==> flow/design.v <==
`timescale 1ns / 1ps
module Lowpass(input clk, input rst, input en, input [15:0] in, output [15:0] out);
	reg [15:0] ff [31:0];
	assign out = en ? ( ff[0] + ff[1] + ff[2]+ ff[3]+ ff[4]+ ff[5]+ ff[6]+ ff[7]+ ff[8]+ ff[9]+ ff[10]+ ff[11]+ ff[12]+ ff[13]+ ff[14]+
	ff[15]+ ff[16]+ ff[17]+ ff[18]+ ff[19]+ ff[20]+ ff[21]+ ff[22]+ ff[23]+ ff[24]+ ff[25]+ ff[26]+ ff[27]+ ff[28]+ ff[29]+ ff[30]+ ff[31]) >> 6 : 16'b0;
	integer i, j;
	always@(posedge clk or posedge rst) begin
		if(rst)
			for(i = 0; i < 32; i = i + 1)
				ff[i] <= 16'b0;
		else if(en) begin
			ff[0] <= in;
			for(i = 1; i < 32; i = i + 1)
				ff[i] <= ff[i-1];
		end
	end
endmodule
# From RTL to reports: Lowpass
# Module Lowpass before and after one edit of its RTL, step after step.
# Lines under "before" count in the file above, lines under "after" in the edited file.
# "delta": "after" minus "before" as printed here. "rel_change_pct": 100 x difference / "before".
# Operators carry their Yosys type and port widths (W data, S select, Z words).
# Library cell names are shortened.
# Not given: n/a
# inputs
top_module	Lowpass
clock	clk
library	sky130hd
pvt_corner	tt_025C_1v80

# The edit
# The edit as a unified diff against the file above.
# A script made this edit. It changes what the design does and was not meant as an optimisation.
# begin of diff
@@ -1,4 +1,8 @@
 `timescale 1ns / 1ps
-module Lowpass(input clk, input rst, input en, input [15:0] in, output [15:0] out);
+module Lowpass(input clk, input rst, input en, input [15:0] in, output [15:0] out_o);
+	wire [15:0] out;
+	reg [15:0] out_reg;
+	always @(posedge clk) out_reg <= out;
+	assign out_o = out_reg;
 	reg [15:0] ff [31:0];
 	assign out = en ? ( ff[0] + ff[1] + ff[2]+ ff[3]+ ff[4]+ ff[5]+ ff[6]+ ff[7]+ ff[8]+ ff[9]+ ff[10]+ ff[11]+ ff[12]+ ff[13]+ ff[14]+
# end of diff

# After elaboration
# Yosys after proc, flatten, opt, wreduce and memory -nomap, before mapping. Enables and synchronous resets that opt folds into registers are not counted as muxes. Print and check cells are not counted. Equal cells are merged and count once.
# classes
item	before	after	delta	rel_change_pct
addsub	31	31	0	0.00
n_mux	1	0	-1	-100.00
# ops
op	before	after	delta	rel_change_pct
$mux W10	1	0	-1	-100.00
$add A16 B16 Y16	31	31	0	0.00
# word_totals
item	before	after	delta	rel_change_pct
register_bits	512	522	10	1.95
inputBits	19	19	0	0.00
output_inout_bits	16	16	0	0.00
word_cells	64	64	0	0.00

# Logic depth
# Yosys ltp: most cells in a row. Word level: on the elaborated netlist, between registers, memories and ports. Mapped: between sequential cells and ports; inverters and the memories' decode and read muxes count.
# logic_depth
item	before	after	delta	rel_change_pct
ltp_word	32	31	-1	-3.12
ABC_AREA	0	0	n/a	n/a
mapped_depth	22	22	0	0.00

# Synthesis result
# The flow's flattened synthesis, as Yosys stat reports it; memories are mapped. The netlist is that of the ABC_AREA named above (0 if unset); the other value can give another one.
# by_type
type	before	after	delta	rel_change_pct
mux2_2	320	0	-320	-100.00
mux2_1	2	313	311	15550.00
o21ai_1	30	198	168	560.00
o21ai_0	161	3	-158	-98.14
buf_1	2	28	26	1300.00
clkbuf_1	77	52	-25	-32.47
nand2_1	191	203	12	6.28
dfxtp_1	0	10	10	n/a
inv_1	566	575	9	1.59
xor2_1	7	10	3	42.86
and3_1	3	0	-3	-100.00
nand2b_1	0	3	3	n/a
xnor2_1	52	50	-2	-3.85
and2_1	8	10	2	25.00
a21o_1	5	3	-2	-40.00
a21oi_1	5	3	-2	-40.00
a31oi_1	3	1	-2	-66.67
nor3b_1	2	0	-2	-100.00
# Not every row of either side is listed.
# mapped
item	before	after	delta	rel_change_pct
stdcells	2418	2450	32	1.32
yosys_area_mm2	0.030239	0.0304867	0.0002477	0.82
sequential_area_mm2	0.0128123	0.0130125	0.0002002	1.56
ffs	512	522	10	1.95
buffers	85	86	1	1.18

# Path before layout
# Path of least setup slack by OpenSTA after synthesis, without wires, with an ideal clock, recovery checks aside; 20% of the period is set as input and as output delay. Where synthesis merged equal registers, the netlist keeps one of their names.
# synth_timing
item	before	after	delta	rel_change_pct
path_type	register to output	register to register	n/a	n/a
startpoint	register ff[21][2]	register ff[21][3]	n/a	n/a
endpoint	output out[6]	register out_reg[6]	n/a	n/a
clock_period_ns	10.0	10.0	0.0	0.00
out_delay_ns	2.000	n/a	n/a	n/a
setup_time_ns	n/a	0.072	n/a	n/a
arrival_time_ns	6.100	6.219	0.119	1.95
required_ns	8.000	9.928	1.928	24.10
slack_ns	1.900	3.710	1.810	n/a
path_delay_ns	6.100	6.291	0.191	3.13
path_stages	23	23	0	0.00
n_path_buf	0	0	0	n/a
period_less_setup_slack_ns	8.1	6.29	-1.81	-22.35
# "path_delay_ns" is the arrival time less input delay plus setup time.
# A path that ends at an output port has no setup time.
# "path_stages": output pins that drive a net of the path, with the launching flip-flop's if there is one; two outputs of one cell count as two.
# "period_less_setup_slack_ns" = period - worst setup slack (recovery checks aside). The figure is calculated, with input and output delays left at 20% of the set period.
# The rows between start and end are the longest chain of elaborated cells between them; the timing report does not say that the signal goes this way. Where chains are equally long, one stands for them.
# A line is the first line of the expression or statement that the cell stems from. Yosys adds cells for indexed reads and writes and turns some case tables into memories.
# synth_via_before
path_cell_list	dfrtp_1 > inv_1 > fa_1 > inv_1 > fa_1 > inv_1 > fa_1 > fa_1 > inv_1 > fa_1 > fa_1 > inv_1 > fa_1 > inv_1 > fa_1 > ha_1 > a41oi_1 > o21ai_1 > and2_1 > a221o_1 > a31oi_1 > xnor2_1 > and2_1
elab_chain_len	12
cells_between	12
lines_between	1
cone_classes	add/sub (11); mux (1)
# synth_lines_before
item	line_no	rtl
start: declaration	3	reg [15:0] ff [31:0];
start: assignment	10	ff[i] <= 16'b0;
start: assignment	14	ff[i] <= ff[i-1];
$add A16 B16 Y16 (11 in a row)	4	assign out = en ? ( ff[0] + ff[1] + ff[2]+ ff[3]+ ff[4]+ ff[5]+ ff[6]+ ff[7]+ ff[8]+ ff[9]+ ff[10]+ ff[11]+ ff ...
$mux W10	4
end: declaration	2	module Lowpass(input clk, input rst, input en, input [15:0] in, output [15:0] out);
# synth_via_after
path_cell_list	dfrtp_1 > inv_1 > fa_1 > inv_1 > fa_1 > inv_1 > fa_1 > fa_1 > inv_1 > fa_1 > fa_1 > fa_1 > inv_1 > fa_1 > inv_1 > ha_1 > nor3_1 > a221oi_1 > o41a_1 > a31oi_1 > nand2b_1 > a21oi_1 > mux2i_1
elab_chain_len	11
cells_between	11
lines_between	1
cone_classes	add/sub (11)
# synth_lines_after
item	line_no	rtl
start: declaration	7	reg [15:0] ff [31:0];
start: assignment	14	ff[i] <= 16'b0;
start: assignment	18	ff[i] <= ff[i-1];
$add A16 B16 Y16 (11 in a row)	8	assign out = en ? ( ff[0] + ff[1] + ff[2]+ ff[3]+ ff[4]+ ff[5]+ ff[6]+ ff[7]+ ff[8]+ ff[9]+ ff[10]+ ff[11]+ ff ...
end: assignment	5	always @(posedge clk) out_reg <= out;

# Worst path after layout
# Path of least setup slack in the final report of the runs of set A (OpenROAD, finished layout, wires in). Where an end is a register, its clock arrival counts in the times.
# layout_timing
item	before	after	delta	rel_change_pct
path_type	register to output	register to register	n/a	n/a
startpoint	register ff[21][3]	register ff[21][2]	n/a	n/a
endpoint	output out[6]	register out_reg[9]	n/a	n/a
clock_period_ns	10.0	10.0	0.0	0.00
out_delay_ns	2.00	n/a	n/a	n/a
setup_time_ns	n/a	0.10	n/a	n/a
arrival_time_ns	7.61	7.30	-0.31	-4.07
required_ns	8.00	10.49	2.49	31.12
slack_ns	0.39	3.19	2.80	n/a
path_stages	22	21	-1	-4.55
n_path_buf	1	0	-1	-100.00
# The rows between start and end are the longest chain of elaborated cells between them; the timing report does not say that the signal goes this way. Where chains are equally long, one stands for them.
# layout_via_before
path_cell_list	dfrtp_1 > inv_1 > fa_1 > inv_1 > fa_1 > inv_1 > fa_1 > fa_1 > inv_1 > fa_1 > fa_1 > fa_1 > fa_1 > ha_1 > a41oi_1 > o21ai_1 > and2_1 > a221o_2 > a31oi_1 > xnor2_1 > and2_1 > clkdlybuf4s50_1
elab_chain_len	12
cells_between	12
lines_between	1
cone_classes	add/sub (11); mux (1)
# layout_lines_before
item	line_no	rtl
start: declaration	3	reg [15:0] ff [31:0];
start: assignment	10	ff[i] <= 16'b0;
start: assignment	14	ff[i] <= ff[i-1];
$add A16 B16 Y16 (11 in a row)	4	assign out = en ? ( ff[0] + ff[1] + ff[2]+ ff[3]+ ff[4]+ ff[5]+ ff[6]+ ff[7]+ ff[8]+ ff[9]+ ff[10]+ ff[11]+ ff ...
$mux W10	4
end: declaration	2	module Lowpass(input clk, input rst, input en, input [15:0] in, output [15:0] out);
# layout_via_after
path_cell_list	dfrtp_1 > inv_1 > fa_1 > inv_1 > fa_1 > inv_1 > fa_1 > fa_1 > inv_1 > fa_1 > fa_1 > fa_1 > fa_1 > ha_1 > nand4b_1 > a221oi_1 > o41a_1 > a31oi_1 > o31a_1 > xnor2_1 > and2_1
elab_chain_len	11
cells_between	11
lines_between	1
cone_classes	add/sub (11)
# layout_lines_after
item	line_no	rtl
start: declaration	7	reg [15:0] ff [31:0];
start: assignment	14	ff[i] <= 16'b0;
start: assignment	18	ff[i] <= ff[i-1];
$add A16 B16 Y16 (11 in a row)	8	assign out = en ? ( ff[0] + ff[1] + ff[2]+ ff[3]+ ff[4]+ ff[5]+ ff[6]+ ff[7]+ ff[8]+ ff[9]+ ff[10]+ ff[11]+ ff ...
end: assignment	5	always @(posedge clk) out_reg <= out;

# Flow runs
# Both versions went through the flow (Yosys, OpenROAD) with the same settings in each pair. Constraints: input delay and output delay 20% of the set period each, output load 0.01 pF.
# settings_set_A
CORE_UTILIZATION	40
period_ns	10.0
CAP_MARGIN	20
CORE_MARGIN	2
SLEW_MARGIN	20
# results_set_A
item	before	after	delta	rel_change_pct
synth_chip_area_mm2	0.030239	0.0304867	0.0002477	0.82
dieArea_mm2	0.0778131	0.078442	0.0006289	0.81
final_stdcell_area_mm2	0.0333232	0.0337336	0.0004104	1.23
utilization_frac	0.446	0.446	0.000	n/a
worstSetupSlack_ns	0.392	3.194	2.802	n/a
setupTns_ns	0.000	0.000	0.000	n/a
fin_hold_ws_ns	0.482	0.481	-0.001	n/a
clock_period_reached_ns	9.608	6.806	-2.802	-29.16
# settings_set_B
CAP_MARGIN	15
CORE_UTILIZATION	57
HOLD_SLACK_MARGIN	0.27
PLACE_DENSITY_LB_ADDON	0.12
SLEW_MARGIN	5
period_ns	5.7
CORE_MARGIN	2
# results_set_B
item	before	after	delta	rel_change_pct
synth_chip_area_mm2	0.030239	0.0304867	0.0002477	0.82
dieArea_mm2	0.0549082	0.055352	0.0004438	0.81
final_stdcell_area_mm2	0.035454	0.0367565	0.0013025	3.67
utilization_frac	0.675	0.697	0.022	n/a
worstSetupSlack_ns	-2.475	-1.032	1.443	n/a
setupTns_ns	-22.799	-8.625	14.174	n/a
fin_hold_ws_ns	0.481	0.483	0.002	n/a
clock_period_reached_ns	8.175	6.732	-1.443	-17.65
# "clock_period_reached_ns" is the run's clock period less its worst setup slack. It is reckoned from that one timing run; input and output delays stay at 20% of the period that was set.
